==> flow/design.v <==
module divfreq(clk, rst, clk1kHz);
input clk;
input rst;
output clk1kHz;
reg [20:0]count;
reg clk1kHz_q;
assign clk1kHz = (count >= 21'd24) && !clk1kHz_q;
always @(posedge clk)begin
	if (rst) begin
		count <= 0;
		clk1kHz_q <= 0;
	end else if(count < 24)begin
		count <= count + 1'd1;
	end else begin
		clk1kHz_q <= !clk1kHz_q;
		count <= 0;
	end
end
endmodule
module divfreq20(clk, rst, clk20Hz);
input clk;
input rst;
output clk20Hz;
reg [20:0]count20;
reg clk20Hz_q;
assign clk20Hz = (count20 >= 21'd249) && !clk20Hz_q;
always @(posedge clk)begin
	if (rst) begin
		count20 <= 0;
		clk20Hz_q <= 0;
	end else if(count20 < 249)begin
		count20 <= count20 + 1'd1;
	end else begin
		clk20Hz_q <= !clk20Hz_q;
		count20 <= 0;
	end
end
endmodule
module Barrido_filas(clk, rst, clk20Hz, fil);
	input clk;
	input rst;
	input clk20Hz;
	output reg [3:0] fil;
	reg [1:0] contador;
	always @(posedge clk) begin
		if (rst) begin
			contador <= 'b0;
			fil <= 'b0000;
		end else if (clk20Hz) begin
			case(contador)
				'b00: fil <= 'b1000;
				'b01: fil <= 'b0100;
				'b10: fil <= 'b0010;
				'b11: fil <= 'b0001;
			endcase
			contador <= contador + 'b1;
		end
	end
endmodule
module Comparador_col(clk, rst, fil, col, tecla);
	input clk;
	input rst;
	input [3:0]fil;
	input [3:0]col;
	output reg [3:0] tecla;
	reg [3:0] tecla_q;
	always @(*) begin
		tecla = tecla_q;
		if(col == 'b1000)begin  
			case(fil)
				'b1000: tecla = 'd15;
				'b0100: tecla = 'd1;
				'b0010: tecla = 'd4;
				'b0001: tecla = 'd7;
			default: tecla = 'd15;
			endcase
		end if (col == 'b0100)begin  
			case(fil)
				'b1000: tecla = 'd0;
				'b0100: tecla = 'd2;
				'b0010: tecla = 'd5;
				'b0001: tecla = 'd8;
			default: tecla = 'd15;
			endcase
		end if (col == 'b0010)begin  
			case(fil)
				'b1000: tecla = 'd14;
				'b0100: tecla = 'd3;
				'b0010: tecla = 'd6;
				'b0001: tecla = 'd9;
			default: tecla = 'd15;
			endcase
		end if (col == 'b0001)begin  
			case(fil)
				'b1000: tecla = 'd13;
				'b0100: tecla = 'd10;
				'b0010: tecla = 'd11;
				'b0001: tecla = 'd12;
			default: tecla = 'd15;
			endcase
		end
	end
	always @(posedge clk) begin
		if (rst) tecla_q <= 'd15;
		else tecla_q <= tecla;
	end
endmodule
module Conversor(tecla, CSseg);
	input [3:0] tecla;
	output reg [6:0] CSseg;
	parameter segmin = 7'b1111110;  
	parameter segplus = 7'b1101100;  
	parameter segdiv = 7'b1011011;  
	parameter segmult = 7'b1001000;  
	parameter seg0 = 7'b0000001;  
	parameter seg1 = 7'b1001111;  
	parameter seg2 = 7'b0010010;  
	parameter seg3 = 7'b0000110;  
	parameter seg4 = 7'b1001100;  
	parameter seg5 = 7'b0100100;  
	parameter seg6 = 7'b0100000;  
	parameter seg7 = 7'b0001111;  
	parameter seg8 = 7'b0000000;  
	parameter seg9 = 7'b0000100;  
	parameter segA = 7'b0001000;  
	parameter segb = 7'b1100000;  
	parameter segC = 7'b0110001;  
	parameter segd = 7'b1000010;  
	parameter segE = 7'b0110000;  
	parameter segF = 7'b0111000;  
	parameter sego = 7'b1100010;  
	parameter segh = 7'b1101000;  
	parameter segeq = 7'b1110110;  
	parameter nul = 7'b1111111; 
	always @(*)begin
			case(tecla)
				4'b0000: CSseg = seg0;
				4'b0001: CSseg = seg1;
				4'b0010: CSseg = seg2;
				4'b0011: CSseg = seg3;
				4'b0100: CSseg = seg4;
				4'b0101: CSseg = seg5;
				4'b0110: CSseg = seg6;
				4'b0111: CSseg = seg7;
				4'b1000: CSseg = seg8;
				4'b1001: CSseg = seg9;
				4'b1010: CSseg = segplus;
				4'b1011: CSseg = segmin;
				4'b1100: CSseg = segmult;
				4'b1101: CSseg = segdiv;
				4'b1110: CSseg = segeq;
				4'b1111: CSseg = nul;
			endcase
	end
endmodule
module Barrido_displays(clk, rst, btn, btnres, CSseg, clk1kHz, dres, signo_resultado, Sseg, anodos, Ssegnum1, Ssegnum2, operador, signo1);
	input clk;
	input rst;
	input btn;
	input btnres;
	input [6:0] CSseg;
	input clk1kHz;
	input [23:0] dres;
	input [1:0] signo_resultado;
	output reg [6:0] Sseg;
	output reg [7:0] anodos;
	output reg [20:0] Ssegnum1;
	output reg [20:0] Ssegnum2;
	output reg [6:0] operador;
	output reg [6:0] signo1;	
	reg [6:0] Sseg0;
	reg [6:0] Sseg1;
	reg [6:0] Sseg2;
	reg [6:0] Sseg3;
	reg [6:0] Sseg4;
	reg [6:0] Sseg5;
	reg [6:0] Sseg6;
	reg [6:0] Sseg7;
	parameter segmin = 7'b1111110;  
	parameter segplus = 7'b1101100;  
	parameter segdiv = 7'b1011011;  
	parameter segmult = 7'b1001000;  
	parameter seg0 = 7'b0000001;  
	parameter seg1 = 7'b1001111;  
	parameter seg2 = 7'b0010010;  
	parameter seg3 = 7'b0000110;  
	parameter seg4 = 7'b1001100;  
	parameter seg5 = 7'b0100100;  
	parameter seg6 = 7'b0100000;  
	parameter seg7 = 7'b0001111;  
	parameter seg8 = 7'b0000000;  
	parameter seg9 = 7'b0000100;  
	parameter segeq = 7'b1110110;  
	parameter nul = 7'b1111111; 
	reg [2:0]contadorbar;
	reg btnON;
	reg btnresON;
	reg estado;
	reg [2:0]posdisplay;
	always @(posedge clk) begin
	if (rst) begin
		contadorbar = 3'b0;
		Sseg0 = nul;
		Sseg1 = nul;
		Sseg2 = nul;
		Sseg3 = nul;
		Sseg4 = nul;
		Sseg5 = nul;
		Sseg6 = nul;
		Sseg7 = nul;
		btnON = 1'b0;
		btnresON = 'b0;
		estado = 'b0;
		posdisplay = 'b0;
		anodos <= 8'b11111111;
		Sseg <= nul;
		Ssegnum1 <= {nul, nul, nul};
		Ssegnum2 <= {nul, nul, nul};
		signo1 <= nul;
		operador <= nul;
	end else if (clk1kHz) begin
		if (btnres == 'b0 && btnresON == 'b0)begin
			estado = ~estado;
			btnresON = 'b1;
		end
		if (btnres == 'b1) begin
			btnresON = 'b0;
		end
		contadorbar = contadorbar + 1'b1;
		case(contadorbar)
			3'b000: begin anodos <= 8'b11111110; Sseg <= Sseg0; end
			3'b001: begin anodos <= 8'b11111101; Sseg <= Sseg1; end
			3'b010: begin anodos <= 8'b11111011; Sseg <= Sseg2; end
			3'b011: begin anodos <= 8'b11110111; Sseg <= Sseg3; end
			3'b100: begin anodos <= 8'b11101111; Sseg <= Sseg4; end
			3'b101: begin anodos <= 8'b11011111; Sseg <= Sseg5; end
			3'b110: begin anodos <= 8'b10111111; Sseg <= Sseg6; end
			3'b111: begin anodos <= 8'b01111111; Sseg <= Sseg7; end
		endcase
		if (estado == 0)begin
		if (btn == 'b0 && btnON == 'b0)begin
			posdisplay = posdisplay + 'b1;
			btnON = 'b1;
		end
		if (btn == 'b1) begin
			btnON = 'b0;
		end
		case(posdisplay)
			3'b000: Sseg7 = CSseg;
			3'b001: Sseg6 = CSseg;
			3'b010: Sseg5 = CSseg;
			3'b011: Sseg4 = CSseg;
			3'b100: Sseg3 = CSseg;
			3'b101: Sseg2 = CSseg;
			3'b110: Sseg1 = CSseg;
			3'b111: Sseg0 = CSseg;
		endcase 
		Ssegnum1 <= {Sseg6, Sseg5, Sseg4};
		Ssegnum2 <= {Sseg2, Sseg1, Sseg0};
		signo1 <= Sseg7;
		operador <= Sseg3;
		end
		if (estado == 1) begin
			if(signo_resultado == 2)begin
			Sseg0 = 7'b0110001;  
			Sseg1 = seg0;	 
			Sseg2 = 7'b0110001;	 
			Sseg3 = 7'b0110001;	 
			Sseg4 = 7'b0110000;	 
			Sseg5 = nul;
			Sseg6 = nul;
			Sseg7 = nul;
			end else begin
			case(dres[3:0])
				4'b0000: Sseg0 = seg0;
				4'b0001: Sseg0 = seg1;
				4'b0010: Sseg0 = seg2;
				4'b0011: Sseg0 = seg3;
				4'b0100: Sseg0 = seg4;
				4'b0101: Sseg0 = seg5;
				4'b0110: Sseg0 = seg6;
				4'b0111: Sseg0 = seg7;
				4'b1000: Sseg0 = seg8;
				4'b1001: Sseg0 = seg9;
				default: Sseg0 = nul;
			endcase
			case(dres[7:4])
				4'b0000: Sseg1 = seg0;
				4'b0001: Sseg1 = seg1;
				4'b0010: Sseg1 = seg2;
				4'b0011: Sseg1 = seg3;
				4'b0100: Sseg1 = seg4;
				4'b0101: Sseg1 = seg5;
				4'b0110: Sseg1 = seg6;
				4'b0111: Sseg1 = seg7;
				4'b1000: Sseg1 = seg8;
				4'b1001: Sseg1 = seg9;
				default: Sseg1 = nul;
			endcase
			case(dres[11:8])
				4'b0000: Sseg2 = seg0;
				4'b0001: Sseg2 = seg1;
				4'b0010: Sseg2 = seg2;
				4'b0011: Sseg2 = seg3;
				4'b0100: Sseg2 = seg4;
				4'b0101: Sseg2 = seg5;
				4'b0110: Sseg2 = seg6;
				4'b0111: Sseg2 = seg7;
				4'b1000: Sseg2 = seg8;
				4'b1001: Sseg2 = seg9;
				default: Sseg2 = nul;
			endcase
			case(dres[15:12])
				4'b0000: Sseg3 = seg0;
				4'b0001: Sseg3 = seg1;
				4'b0010: Sseg3 = seg2;
				4'b0011: Sseg3 = seg3;
				4'b0100: Sseg3 = seg4;
				4'b0101: Sseg3 = seg5;
				4'b0110: Sseg3 = seg6;
				4'b0111: Sseg3 = seg7;
				4'b1000: Sseg3 = seg8;
				4'b1001: Sseg3 = seg9;
				default: Sseg3 = nul;
			endcase
			case(dres[19:16])
				4'b0000: Sseg4 = seg0;
				4'b0001: Sseg4 = seg1;
				4'b0010: Sseg4 = seg2;
				4'b0011: Sseg4 = seg3;
				4'b0100: Sseg4 = seg4;
				4'b0101: Sseg4 = seg5;
				4'b0110: Sseg4 = seg6;
				4'b0111: Sseg4 = seg7;
				4'b1000: Sseg4 = seg8;
				4'b1001: Sseg4 = seg9;
				default: Sseg4 = nul;
			endcase
			case(dres[23:20])
				4'b0000: Sseg5 = seg0;
				4'b0001: Sseg5 = seg1;
				4'b0010: Sseg5 = seg2;
				4'b0011: Sseg5 = seg3;
				4'b0100: Sseg5 = seg4;
				4'b0101: Sseg5 = seg5;
				4'b0110: Sseg5 = seg6;
				4'b0111: Sseg5 = seg7;
				4'b1000: Sseg5 = seg8;
				4'b1001: Sseg5 = seg9;
				default: Sseg5 = nul;
			endcase
			if(signo_resultado == 0) begin
				Sseg6 = nul;
				Sseg7 = nul;
			end else begin 
				Sseg6 = segmin;
				Sseg7 = nul;
			end
			end		
		end
	end
	end
endmodule
module Ssegtobin (clk, rst, Ssegnum1, Ssegnum2, signo1, operador, num1, num2, sig1, oper);
	input clk;
	input rst;
	input [20:0] Ssegnum1;
	input [20:0] Ssegnum2;
	input [6:0] signo1;
	input [6:0] operador;
	output reg [9:0] num1;
	output reg [9:0] num2;
	output reg sig1;
	output reg [1:0] oper;
	reg [3:0] digit11;
	reg [3:0] digit12;
	reg [3:0] digit13;
	reg [3:0] digit21;
	reg [3:0] digit22;
	reg [3:0] digit23;
	parameter [6:0] segmin = 7'b1111110;  
	parameter [6:0] segplus = 7'b1101100;  
	parameter [6:0] segdiv = 7'b1011011;  
	parameter [6:0] segmult = 7'b1001000;  
	parameter [6:0] seg0 = 7'b0000001;  
	parameter [6:0] seg1 = 7'b1001111;  
	parameter [6:0] seg2 = 7'b0010010;  
	parameter [6:0] seg3 = 7'b0000110;  
	parameter [6:0] seg4 = 7'b1001100;  
	parameter [6:0] seg5 = 7'b0100100;  
	parameter [6:0] seg6 = 7'b0100000;  
	parameter [6:0] seg7 = 7'b0001111;  
	parameter [6:0] seg8 = 7'b0000000;  
	parameter [6:0] seg9 = 7'b0000100;  
	parameter [6:0] nul = 7'b1111111; 
	reg [3:0] digit11_q;
	reg [3:0] digit12_q;
	reg [3:0] digit13_q;
	reg [3:0] digit21_q;
	reg [3:0] digit22_q;
	reg [3:0] digit23_q;
	reg [1:0] oper_q;
	always @(posedge clk) begin
		if (rst) begin
			digit11_q <= 'b0;
			digit12_q <= 'b0;
			digit13_q <= 'b0;
			digit21_q <= 'b0;
			digit22_q <= 'b0;
			digit23_q <= 'b0;
			oper_q <= 'b0;
		end else begin
			digit11_q <= digit11;
			digit12_q <= digit12;
			digit13_q <= digit13;
			digit21_q <= digit21;
			digit22_q <= digit22;
			digit23_q <= digit23;
			oper_q <= oper;
		end
	end
	always @(*)begin
		digit11 = digit11_q;
		digit12 = digit12_q;
		digit13 = digit13_q;
		digit21 = digit21_q;
		digit22 = digit22_q;
		digit23 = digit23_q;
		oper = oper_q;
		case(Ssegnum1[6:0])
			seg0: digit13 = 'd0;
			seg1: digit13 = 'd1;
			seg2: digit13 = 'd2;
			seg3: digit13 = 'd3;
			seg4: digit13 = 'd4;
			seg5: digit13 = 'd5;
			seg6: digit13 = 'd6;
			seg7: digit13 = 'd7;
			seg8: digit13 = 'd8;
			seg9: digit13 = 'd9;
			default: ;
		endcase
		case(Ssegnum1[13:7])
			seg0: digit12 = 'd0;
			seg1: digit12 = 'd1;
			seg2: digit12 = 'd2;
			seg3: digit12 = 'd3;
			seg4: digit12 = 'd4;
			seg5: digit12 = 'd5;
			seg6: digit12 = 'd6;
			seg7: digit12 = 'd7;
			seg8: digit12 = 'd8;
			seg9: digit12 = 'd9;
			default: ;
		endcase
		case(Ssegnum1[20:14])
			seg0: digit11 = 'd0;
			seg1: digit11 = 'd1;
			seg2: digit11 = 'd2;
			seg3: digit11 = 'd3;
			seg4: digit11 = 'd4;
			seg5: digit11 = 'd5;
			seg6: digit11 = 'd6;
			seg7: digit11 = 'd7;
			seg8: digit11 = 'd8;
			seg9: digit11 = 'd9;
			default: ;
		endcase
		case(Ssegnum2[6:0])
			seg0: digit23 = 'd0;
			seg1: digit23 = 'd1;
			seg2: digit23 = 'd2;
			seg3: digit23 = 'd3;
			seg4: digit23 = 'd4;
			seg5: digit23 = 'd5;
			seg6: digit23 = 'd6;
			seg7: digit23 = 'd7;
			seg8: digit23 = 'd8;
			seg9: digit23 = 'd9;
			default: ;
		endcase
		case(Ssegnum2[13:7])
			seg0: digit22 = 'd0;
			seg1: digit22 = 'd1;
			seg2: digit22 = 'd2;
			seg3: digit22 = 'd3;
			seg4: digit22 = 'd4;
			seg5: digit22 = 'd5;
			seg6: digit22 = 'd6;
			seg7: digit22 = 'd7;
			seg8: digit22 = 'd8;
			seg9: digit22 = 'd9;
			default: ;
		endcase
		case(Ssegnum2[20:14])
			seg0: digit21 = 'd0;
			seg1: digit21 = 'd1;
			seg2: digit21 = 'd2;
			seg3: digit21 = 'd3;
			seg4: digit21 = 'd4;
			seg5: digit21 = 'd5;
			seg6: digit21 = 'd6;
			seg7: digit21 = 'd7;
			seg8: digit21 = 'd8;
			seg9: digit21 = 'd9;
			default: ;
		endcase
		case(operador)
			segplus: oper = 'd0;
			segmin:  oper = 'd1;
			segmult: oper = 'd2;
			segdiv:  oper = 'd3;
			default: ;
		endcase
		sig1 = (signo1 == nul) ? 'd0:'d1;
		num1 = (digit11 * 'd100) + (digit12 * 'd10) + digit13;
		num2 = (digit21 * 'd100) + (digit22 * 'd10) + digit23;
	end
endmodule
module Operacion (num1, num2, sig1, oper, resultado, signo_resultado);
	input [9:0]num1;
	input [9:0]num2;
	input sig1;
	input [1:0]oper;
	output reg [19:0] resultado;
	output reg [1:0] signo_resultado;
	always @(*)begin
		resultado = 'd0;
		signo_resultado = 'd0;
		case(oper)
			'd0: begin	if (sig1 == 0) begin  
						resultado = num1 + num2;
						signo_resultado = 'd0;
					end else begin
						if (num1 > num2)begin
							resultado = num1 - num2;
							signo_resultado = 'd1;
						end else begin
							resultado = num2 - num1;
							signo_resultado = 'd0;
						end
					end
				end
			'd1: begin	if (sig1 == 1) begin  
						resultado = num1 + num2;
						signo_resultado = 'd1;
					end else begin
						if (num2 > num1)begin
							resultado = num2 - num1;
							signo_resultado = 'd1;
						end else begin
							resultado = num1 - num2;
							signo_resultado = 'd0;
						end
					end
				end
			'd2: begin resultado = num1*num2;
							if (sig1 == 0) begin  
								signo_resultado = 'd0;
							end else signo_resultado = 'd1;
			end
			'd3: begin if(num2 != 0 && num1 % num2 == 0) begin  
								resultado = num1/num2;
								if (sig1 == 0) begin  
									signo_resultado = 'd0;
								end else signo_resultado = 'd1;	
							end else signo_resultado = 'd2;
			end
		endcase
	end
endmodule
module Digitos_result (resultado, dres);
	input [19:0] resultado;
	output reg [23:0] dres;
	integer i;
	reg [43:0] sh;
	always @(*)begin
		sh = {24'd0, resultado};
		for (i = 0; i < 20; i = i + 1) begin
			if (sh[23:20] >= 5) sh[23:20] = sh[23:20] + 4'd3;
			if (sh[27:24] >= 5) sh[27:24] = sh[27:24] + 4'd3;
			if (sh[31:28] >= 5) sh[31:28] = sh[31:28] + 4'd3;
			if (sh[35:32] >= 5) sh[35:32] = sh[35:32] + 4'd3;
			if (sh[39:36] >= 5) sh[39:36] = sh[39:36] + 4'd3;
			if (sh[43:40] >= 5) sh[43:40] = sh[43:40] + 4'd3;
			sh = sh << 1;
		end
		dres = sh[43:20];
	end
endmodule
module Calculator2_0(clk, rst, col, btn, btnres, fil, Sseg, anodos);
	input clk;
	input rst;
	input [3:0] col;
	input btn;
	input btnres;
	output [3:0] fil;
	output [6:0] Sseg;
	output [7:0] anodos;
	wire clk1kHz;
	wire clk20Hz;
	wire [3:0]tecla;
	wire [20:0] Ssegnum1;
	wire [20:0] Ssegnum2;
	wire [6:0] signo1;
	wire [6:0] operador;
	wire [9:0] num1;
	wire [9:0] num2;
	wire sig1;
	wire [1:0] oper;
	wire [19:0] resultado;
	wire [1:0] signo_resultado;
	wire [23:0] dres;
	wire [6:0] CSseg;
	divfreq div(clk, rst, clk1kHz);
	divfreq20 div20(clk, rst, clk20Hz);
	Barrido_filas barfil(clk, rst, clk20Hz, fil);
	Comparador_col comp(clk, rst, fil, col, tecla);
	Conversor print(tecla, CSseg);
	Barrido_displays bardisp(clk, rst, btn, btnres, CSseg, clk1kHz, dres, signo_resultado, Sseg, anodos, Ssegnum1, Ssegnum2, operador, signo1);
	Ssegtobin convsegtobin(clk, rst, Ssegnum1, Ssegnum2, signo1, operador, num1, num2, sig1, oper);
	Operacion op(num1, num2, sig1, oper, resultado, signo_resultado);
	Digitos_result digres(resultado, dres);
endmodule
From RTL to reports: Calculator2_0:

Tool output for the design above before and after an edit, in the order of the flow.
"original" refers to lines of the RTL above, "edited" to lines of the edited file.
"change": "edited" minus "original" as printed here. "relative change": 100 x difference / "original".
Cell names lack the library's common part.
Not given: -

* top module: Calculator2_0
* clock port: clk
* cell library: sky130hd
* corner: tt_025C_1v80

The edit:

Unified diff, file above to edited file.
The edited RTL no longer does the same as the RTL above: the edit was made by script, with no optimisation intended.

```diff
@@ -514,5 +514,5 @@
 		endcase
 		sig1 = (signo1 == nul) ? 'd0:'d1;
-		num1 = (digit11 * 'd100) + (digit12 * 'd10) + digit13;
+		num1 = (digit11 * 'd100) + (digit12 * 'd10) - digit13;
 		num2 = (digit21 * 'd100) + (digit22 * 'd10) + digit23;
 	end
```

Word-level counts:

Yosys after proc, flatten, opt, wreduce and memory -nomap, before mapping. Memory bits, and registers merged into a memory's read port (data or address), are not among the register bits. Print and check cells are not counted.
Yosys's memory passes give these memory sizes; they may raise the number of words (mostly to a power of two), join words into wider ones and drop unused or constant bits.

Word-level totals
* cells after elaboration: original 560, edited 560, change 0, relative change 0.00%
* memory bits (read-only): original 784, edited 784, change 0, relative change 0.00%
* register bits after elaboration: original 216, edited 216, change 0, relative change 0.00%
* memories: original 7, edited 7, change 0, relative change 0.00%

Memory list
* shape (words x width / read and write ports): original 16 x 7 bit 1R0W; 16 x 7 bit 1R0W; 16 x 7 bit 1R0W; 16 x 7 bit 1R0W; 16 x 7 bit 1R0W; 16 x 7 bit 1R0W; (+1), edited 16 x 7 bit 1R0W; 16 x 7 bit 1R0W; 16 x 7 bit 1R0W; 16 x 7 bit 1R0W; 16 x 7 bit 1R0W; 16 x 7 bit 1R0W; (+1)

The mark (+n) counts cells that are not listed.

Cells by class
* bitwise operators: original 8, edited 8, change 0, relative change 0.00%
* add/sub/neg operators: original 111, edited 111, change 0, relative change 0.00%
* div/mod/pow operators: original 2, edited 2, change 0, relative change 0.00%
* reductions and logical operators: original 35, edited 35, change 0, relative change 0.00%
* multiply operators: original 5, edited 5, change 0, relative change 0.00%
* mux-type cells: original 166, edited 166, change 0, relative change 0.00%
* magnitude comparators: original 105, edited 105, change 0, relative change 0.00%
* eq/ne operators: original 88, edited 88, change 0, relative change 0.00%

Operators with widths
* adder 10 x 4 -> 10 bit: original 2, edited 1, change -1, relative change -50.00%
* subtractor 10 x 4 -> 10 bit: original 0, edited 1, change +1

Operator kinds equal on both sides are left out: 66.

Longest topological paths:

Depth = most cells in a row (Yosys ltp): at word level without a register or memory, in the mapped netlist without a sequential cell, where the memories' decode and read muxes count.

Logic depth
* depth after elaboration: original 48, edited 48, change 0, relative change 0.00%
* ABC_AREA: original 0, edited 0
* depth in mapped cells: original 578, edited 549, change -29, relative change -5.02%
* depth with buffers taken out: original 541, edited 510, change -31, relative change -5.73%

After synthesis:

Source: synth_stat.txt of the flow (Yosys; design flattened, memories mapped). It holds for the ABC_AREA given above (unset counts as 0); a run with the other value may have another netlist.

Cell types
* a21oi_1: original 498, edited 556, change +58, relative change +11.65%
* o21ai_0: original 234, edited 286, change +52, relative change +22.22%
* o21ai_1: original 55, edited 104, change +49, relative change +89.09%
* o31ai_1: original 232, edited 185, change -47, relative change -20.26%
* nor3_1: original 433, edited 397, change -36, relative change -8.31%
* xor2_1: original 101, edited 137, change +36, relative change +35.64%
* buf_6: original 33, edited 2, change -31, relative change -93.94%
* o211ai_1: original 98, edited 128, change +30, relative change +30.61%
* nor2_1: original 706, edited 678, change -28, relative change -3.97%
* a21o_2: original 28, edited 1, change -27, relative change -96.43%
* and2_2: original 25, edited 0, change -25, relative change -100.00%
* a21o_1: original 78, edited 102, change +24, relative change +30.77%
* and3_1: original 63, edited 87, change +24, relative change +38.10%
* and3_2: original 22, edited 0, change -22, relative change -100.00%
* a211oi_1: original 110, edited 89, change -21, relative change -19.09%
* a22oi_1: original 45, edited 25, change -20, relative change -44.44%
* mux2_2: original 93, edited 74, change -19, relative change -20.43%
* nand2_1: original 838, edited 856, change +18, relative change +2.15%

Cell types equal on both sides are left out: 14.
The list need not be complete.

Mapped netlist
* flip-flops: original 288, edited 288, change 0, relative change 0.00%
* chip area (Yosys) (µm²): original 57043.5, edited 55172.9, change -1870.6, relative change -3.28%
* mapped cells: original 7700, edited 7611, change -89, relative change -1.16%

By module: a second synthesis without flattening, with its own total; a netlist apart from the flattened one above.

Second synthesis, totals
* cell total of the unflattened synthesis: original 7736, edited 7765, change +29, relative change +0.37%
* area (unflattened synthesis) (µm²): original 57497.6, edited 57702.8, change +205.2, relative change +0.36%

Rows give one instance, submodules left out.

Modules, original
* Operacion: cells 4559, area 32224.7 µm², seq. area 0.0 µm², times used 1
* Digitos_result: cells 1332, area 9123.8 µm², seq. area 0.0 µm², times used 1
* Barrido_displays: cells 902, area 7773.7 µm², seq. area 2722.6 µm², times used 1
* Ssegtobin: cells 695, area 5864.4 µm², seq. area 1601.5 µm², times used 1
* divfreq20: cells 61, area 718.2 µm², seq. area 440.4 µm², times used 1
* divfreq: cells 48, area 638.1 µm², seq. area 440.4 µm², times used 1
* Comparador_col: cells 86, area 634.4 µm², seq. area 80.1 µm², times used 1
* Barrido_filas: cells 25, area 270.3 µm², seq. area 120.1 µm², times used 1
* Conversor: cells 28, area 250.2 µm², seq. area 0.0 µm², times used 1
* Calculator2_0: cells 0, area 0.0 µm², seq. area 0.0 µm², times used 1

Modules, edited
* Operacion: cells 4568, area 32560.0 µm², seq. area 0.0 µm², times used 1
* Digitos_result: cells 1332, area 9123.8 µm², seq. area 0.0 µm², times used 1
* Barrido_displays: cells 902, area 7773.7 µm², seq. area 2722.6 µm², times used 1
* Ssegtobin: cells 715, area 5734.2 µm², seq. area 1601.5 µm², times used 1
* divfreq20: cells 61, area 718.2 µm², seq. area 440.4 µm², times used 1
* divfreq: cells 48, area 638.1 µm², seq. area 440.4 µm², times used 1
* Comparador_col: cells 86, area 634.4 µm², seq. area 80.1 µm², times used 1
* Barrido_filas: cells 25, area 270.3 µm², seq. area 120.1 µm², times used 1
* Conversor: cells 28, area 250.2 µm², seq. area 0.0 µm², times used 1
* Calculator2_0: cells 0, area 0.0 µm², seq. area 0.0 µm², times used 1

Timing after synthesis:

OpenSTA on the mapped netlist: ideal clock, no wires. The path of least setup slack (recovery checks aside). Input and output delay are each 20% of the period. Register names are those of the netlist, which keeps one name where synthesis merged equal registers.

Timing post-synthesis
* path type: original reg-to-reg, edited reg-to-reg
* start: original register bardisp.Ssegnum2[12], edited register bardisp.Ssegnum2[20]
* end: original register bardisp.Sseg3[2], edited register bardisp.Sseg4[3]
* setup time (ps): original 74, edited 137, change +63
* stages: original 547, edited 516, change -31, relative change -5.67%
* delay of the path (ps): original 104667, edited 103979, change -688, relative change -0.66%
* time at the first pin (ps): original 0, edited 0, change 0
* path slack (ps): original 5333, edited 6020, change +687
* arrival (ps): original 104593, edited 103842, change -751, relative change -0.72%
* buffers on the path: original 40, edited 38, change -2, relative change -5.00%
* clock period (ps): original 110000, edited 110000, change 0, relative change 0.00%
* synthesis period reached (ps): original 104667, edited 103980, change -687, relative change -0.66%

"delay of the path" is the arrival time less input delay plus setup time.
"stages": output pins that drive a net of the path, with the launching flip-flop's if there is one; two outputs of one cell count as two.
"synthesis period reached" = period - worst setup slack (recovery checks aside). The figure is calculated, with input and output delays left at 20% of the set period.
The rows between start and end are the longest chain of elaborated cells between them; the timing report does not say that the signal goes this way. Where chains are equally long, one stands for them.
Each line given opens the expression or statement behind the cell; cells for indexed reads and writes are added by Yosys, which also makes memories of some case tables.
The chain passes a memory read, where the word-level depth is cut; so it can be longer than that depth.
A register here has more assigning lines than the two given.

On the way, post-synthesis, original:
* cells stage by stage: dfxtp_1 > or3_1 > nor2_1 > nand3_1 > o21ai_0 > or3_1 > nor2b_1 > clkbuf_1 > mux2i_1 > ha_1 > fa_1 > fa_1 > clkbuf_1 > inv_1 > ha_1 > o21ai_0 > o2bb2ai_1 > mux2_2 > (+511 left out) > o31a_1 > o21ai_0 > and2_1 > ha_1 > or4_1 > a311oi_2 > or2_1 > clkbuf_4 > ha_1 > inv_1 > a21oi_1 > o21ai_0 > o21ai_1 > inv_1 > ha_1 > o221a_1 > o21a_1 > a31oi_1
* length of the longest elaborated chain: 51
* elaborated cells on any way between the ends: 233
* classes of those cells: add/sub: 69; mul: 2; div: 2; compare: 66; eq/ne: 10; mux: 79; reduce/logical: 4; memory: 1

RTL lines, path post-synthesis, original
* start, declared: RTL line 168 `output reg [20:0] Ssegnum2;`
* start, assigned: RTL line 218 `Ssegnum2 <= {nul, nul, nul};`
* start, assigned: RTL line 259 `Ssegnum2 <= {Sseg2, Sseg1, Sseg0};`
* equality test 7 x 3 -> 1 bit: RTL line 482 `case(Ssegnum2[13:7])`
* case mux 4 bit (select 10 bit): RTL line 482
* multiplier 4 x 3 -> 7 bit: RTL line 517 `num2 = (digit21 * 'd100) + (digit22 * 'd10) + digit23;`
* adder 10 bit: RTL line 517
* adder 10 x 4 -> 10 bit: RTL line 517
* remainder unit 10 x 10 -> 32 bit: RTL line 562 `'d3: begin if(num2 != 0 && num1 % num2 == 0) begin`
* zero test 32 bit: RTL line 562
* (+37 left out)
* adder 4 x 2 -> 4 bit: RTL line 581 `if (sh[27:24] >= 5) sh[27:24] = sh[27:24] + 4'd3;`
* 2-to-1 mux 4 bit: RTL line 581
* adder 4 x 2 -> 4 bit: RTL line 582 `if (sh[31:28] >= 5) sh[31:28] = sh[31:28] + 4'd3;`
* 2-to-1 mux 4 bit: RTL line 582
* memory (16 x 7 bit): RTL line 313 `case(dres[15:12])`
* 2-to-1 mux 7 bit: RTL line 264 `if(signo_resultado == 2)begin`
* 2-to-1 mux 7 bit: RTL line 263 `if (estado == 1) begin`
* end, assigned: RTL line 253 `3'b100: Sseg3 = CSseg;`
* end, assigned: RTL line 314 `4'b0000: Sseg3 = seg0;`
* end, declared: RTL line 174 `reg [6:0] Sseg3;`

On the way, post-synthesis, edited:
* cells stage by stage: dfxtp_1 > clkbuf_1 > nor4_1 > nand4b_1 > o21ai_0 > nor3b_1 > nor2b_1 > mux2_2 > ha_1 > ha_1 > inv_1 > fa_1 > inv_1 > ha_1 > ha_1 > buf_2 > nor3b_1 > a311o_1 > (+480 left out) > nor2_1 > o211a_1 > or2_2 > clkbuf_1 > ha_1 > inv_1 > o21a_1 > o211a_1 > nor2_1 > inv_1 > ha_1 > o21a_1 > o31ai_2 > inv_1 > ha_1 > inv_1 > a222oi_1 > nand3_1
* length of the longest elaborated chain: 51
* elaborated cells on any way between the ends: 266
* classes of those cells: add/sub: 80; mul: 2; div: 2; compare: 77; eq/ne: 10; mux: 90; reduce/logical: 4; memory: 1

RTL lines, path post-synthesis, edited
* start, declared: RTL line 168 `output reg [20:0] Ssegnum2;`
* start, assigned: RTL line 218 `Ssegnum2 <= {nul, nul, nul};`
* start, assigned: RTL line 259 `Ssegnum2 <= {Sseg2, Sseg1, Sseg0};`
* equality test 7 x 3 -> 1 bit: RTL line 495 `case(Ssegnum2[20:14])`
* case mux 4 bit (select 10 bit): RTL line 495
* multiplier 4 x 5 -> 8 bit: RTL line 517 `num2 = (digit21 * 'd100) + (digit22 * 'd10) + digit23;`
* adder 10 bit: RTL line 517
* adder 10 x 4 -> 10 bit: RTL line 517
* remainder unit 10 x 10 -> 32 bit: RTL line 562 `'d3: begin if(num2 != 0 && num1 % num2 == 0) begin`
* zero test 32 bit: RTL line 562
* (+37 left out)
* adder 4 x 2 -> 4 bit: RTL line 582 `if (sh[31:28] >= 5) sh[31:28] = sh[31:28] + 4'd3;`
* 2-to-1 mux 4 bit: RTL line 582
* adder 4 x 2 -> 4 bit: RTL line 583 `if (sh[35:32] >= 5) sh[35:32] = sh[35:32] + 4'd3;`
* 2-to-1 mux 4 bit: RTL line 583
* memory (16 x 7 bit): RTL line 326 `case(dres[19:16])`
* 2-to-1 mux 7 bit: RTL line 264 `if(signo_resultado == 2)begin`
* 2-to-1 mux 7 bit: RTL line 263 `if (estado == 1) begin`
* end, assigned: RTL line 207 `Sseg4 = nul;`
* end, assigned: RTL line 252 `3'b011: Sseg4 = CSseg;`
* end, declared: RTL line 175 `reg [6:0] Sseg4;`

Path in the finished layout:

From the final timing report of each run of set A: the path of least setup slack in the routed layout; clock arrival at registers is part of the times.
The report prints the path's times to 10 ps; the period is as set.

Timing after layout
* path type: original reg-to-reg, edited reg-to-reg
* start: original register bardisp.Ssegnum2[20], edited register bardisp.Ssegnum2[4]
* end: original register bardisp.Sseg3[2], edited register bardisp.Sseg5[2]
* path slack (ps): original 6010, edited 6530, change +520
* buffers on the path: original 22, edited 16, change -6, relative change -27.27%
* setup time (ps): original 70, edited 90, change +20
* time at the first pin (ps): original 570, edited 580, change +10, relative change +1.75%
* stages: original 532, edited 485, change -47, relative change -8.83%
* clock period (ps): original 105000, edited 105000, change 0, relative change 0.00%
* arrival (ps): original 99480, edited 98960, change -520, relative change -0.52%

The rows between start and end are the longest chain of elaborated cells between them; the timing report does not say that the signal goes this way. Where chains are equally long, one stands for them.
The chain passes a memory read, where the word-level depth is cut; so it can be longer than that depth.
A register here has more assigning lines than the two given.

On the way, after layout, original:
* cells stage by stage: dfxtp_1 > nor3_4 > nand2_1 > or3_1 > o211ai_1 > buf_4 > nor2b_4 > buf_4 > mux2_2 > ha_1 > ha_1 > inv_1 > fa_1 > inv_1 > ha_1 > ha_4 > o21a_1 > o21ai_0 > (+496 left out) > o221ai_4 > o31a_1 > o21ai_0 > and2_1 > ha_1 > or4_1 > a311oi_2 > or2_4 > ha_1 > inv_1 > a21oi_1 > o21ai_0 > o21ai_2 > inv_1 > ha_1 > o221a_1 > o21a_1 > a31oi_1
* length of the longest elaborated chain: 51
* elaborated cells on any way between the ends: 233
* classes of those cells: add/sub: 69; mul: 2; div: 2; compare: 66; eq/ne: 10; mux: 79; reduce/logical: 4; memory: 1

RTL lines, path after layout, original
* start, declared: RTL line 168 `output reg [20:0] Ssegnum2;`
* start, assigned: RTL line 218 `Ssegnum2 <= {nul, nul, nul};`
* start, assigned: RTL line 259 `Ssegnum2 <= {Sseg2, Sseg1, Sseg0};`
* equality test 7 x 3 -> 1 bit: RTL line 495 `case(Ssegnum2[20:14])`
* case mux 4 bit (select 10 bit): RTL line 495
* multiplier 4 x 5 -> 8 bit: RTL line 517 `num2 = (digit21 * 'd100) + (digit22 * 'd10) + digit23;`
* adder 10 bit: RTL line 517
* adder 10 x 4 -> 10 bit: RTL line 517
* remainder unit 10 x 10 -> 32 bit: RTL line 562 `'d3: begin if(num2 != 0 && num1 % num2 == 0) begin`
* zero test 32 bit: RTL line 562
* (+37 left out)
* adder 4 x 2 -> 4 bit: RTL line 581 `if (sh[27:24] >= 5) sh[27:24] = sh[27:24] + 4'd3;`
* 2-to-1 mux 4 bit: RTL line 581
* adder 4 x 2 -> 4 bit: RTL line 582 `if (sh[31:28] >= 5) sh[31:28] = sh[31:28] + 4'd3;`
* 2-to-1 mux 4 bit: RTL line 582
* memory (16 x 7 bit): RTL line 313 `case(dres[15:12])`
* 2-to-1 mux 7 bit: RTL line 264 `if(signo_resultado == 2)begin`
* 2-to-1 mux 7 bit: RTL line 263 `if (estado == 1) begin`
* end, assigned: RTL line 253 `3'b100: Sseg3 = CSseg;`
* end, assigned: RTL line 314 `4'b0000: Sseg3 = seg0;`
* end, declared: RTL line 174 `reg [6:0] Sseg3;`

On the way, after layout, edited:
* cells stage by stage: dfxtp_1 > nor4_1 > nand2_1 > o21ai_0 > nand2_1 > and2_1 > mux2_2 > fa_1 > ha_1 > fa_1 > a211o_1 > and2_1 > o22ai_1 > nor2_2 > and3_1 > ha_1 > o211ai_1 > a21boi_1 > (+449 left out) > o21ai_1 > mux2i_2 > inv_1 > ha_1 > nor2_1 > o211a_1 > or2_2 > ha_1 > a21oi_1 > o22ai_1 > a21oi_1 > or2_1 > ha_1 > inv_1 > nor2_1 > and2_1 > o21a_1 > o211ai_1
* length of the longest elaborated chain: 49
* elaborated cells on any way between the ends: 291
* classes of those cells: add/sub: 88; mul: 1; div: 2; compare: 86; eq/ne: 10; mux: 99; reduce/logical: 4; memory: 1

RTL lines, path after layout, edited
* start, declared: RTL line 168 `output reg [20:0] Ssegnum2;`
* start, assigned: RTL line 218 `Ssegnum2 <= {nul, nul, nul};`
* start, assigned: RTL line 259 `Ssegnum2 <= {Sseg2, Sseg1, Sseg0};`
* equality test 7 x 3 -> 1 bit: RTL line 469 `case(Ssegnum2[6:0])`
* case mux 4 bit (select 10 bit): RTL line 469
* adder 10 x 4 -> 10 bit: RTL line 517 `num2 = (digit21 * 'd100) + (digit22 * 'd10) + digit23;`
* remainder unit 10 x 10 -> 32 bit: RTL line 562 `'d3: begin if(num2 != 0 && num1 % num2 == 0) begin`
* zero test 32 bit: RTL line 562
* logical AND 1 bit: RTL line 562
* 2-to-1 mux 20 bit: RTL line 562
* (+35 left out)
* adder 4 x 2 -> 4 bit: RTL line 583 `if (sh[35:32] >= 5) sh[35:32] = sh[35:32] + 4'd3;`
* 2-to-1 mux 4 bit: RTL line 583
* adder 4 x 2 -> 4 bit: RTL line 584 `if (sh[39:36] >= 5) sh[39:36] = sh[39:36] + 4'd3;`
* 2-to-1 mux 4 bit: RTL line 584
* memory (16 x 7 bit): RTL line 339 `case(dres[23:20])`
* 2-to-1 mux 7 bit: RTL line 264 `if(signo_resultado == 2)begin`
* 2-to-1 mux 7 bit: RTL line 263 `if (estado == 1) begin`
* end, assigned: RTL line 251 `3'b010: Sseg5 = CSseg;`
* end, assigned: RTL line 270 `Sseg5 = nul;`
* end, declared: RTL line 176 `reg [6:0] Sseg5;`

Measured runs:

Runs of the flow (Yosys, OpenROAD) on both versions; the two runs of a pair have the same settings. The constraints put input and output delay at 20% of the set period each and load the outputs with 0.01 pF.

Flow settings, set A:
* CORE_UTILIZATION: 40
* period_ns: 105.0
* CAP_MARGIN: 20
* CORE_MARGIN: 2
* SLEW_MARGIN: 20

Final reports, set A
* post-route worst hold slack (ps): original 455, edited 452, change -3
* worst slack on setup checks (ps): original 6013, edited 6529, change +516
* final setup TNS (ps): original 0, edited 0, change 0
* full die area (µm²): original 145645.0, edited 140918.0, change -4727.0, relative change -3.25%
* standard-cell area after routing (µm²): original 62725.2, edited 61058.6, change -1666.6, relative change -2.66%
* chip area after synthesis (Yosys) (µm²): original 57043.5, edited 55172.9, change -1870.6, relative change -3.28%
* period achieved (ps): original 98987, edited 98471, change -516, relative change -0.52%
* utilization of the finished layout (%): original 44.3, edited 44.5, change +0.2

Flow settings, set B:
* ABC_AREA: 1
* CAP_MARGIN: 5
* CELL_PAD_IN_SITES_GLOBAL_PLACEMENT: 3
* CORE_ASPECT_RATIO: 1.48
* CORE_UTILIZATION: 38
* GPL_ROUTABILITY_DRIVEN: 1
* GPL_TIMING_DRIVEN: 1
* MIN_ROUTING_LAYER: met2
* SETUP_SLACK_MARGIN: 5.0
* period_ns: 123.0
* CORE_MARGIN: 2
* SLEW_MARGIN: 20

Final reports, set B
* post-route worst hold slack (ps): original 444, edited 445, change +1
* worst slack on setup checks (ps): original 25230, edited 28636, change +3406
* final setup TNS (ps): original 0, edited 0, change 0
* full die area (µm²): original 167391.0, edited 169329.0, change +1938.0, relative change +1.16%
* standard-cell area after routing (µm²): original 65659.2, edited 66421.2, change +762.0, relative change +1.16%
* chip area after synthesis (Yosys) (µm²): original 62347.3, edited 63076.7, change +729.4, relative change +1.17%
* period achieved (ps): original 97770, edited 94364, change -3406, relative change -3.48%
* utilization of the finished layout (%): original 40.3, edited 40.3, change 0.0

"period achieved" = clock period - worst setup slack. The figure is calculated, with input and output delays left at 20% of the set period.
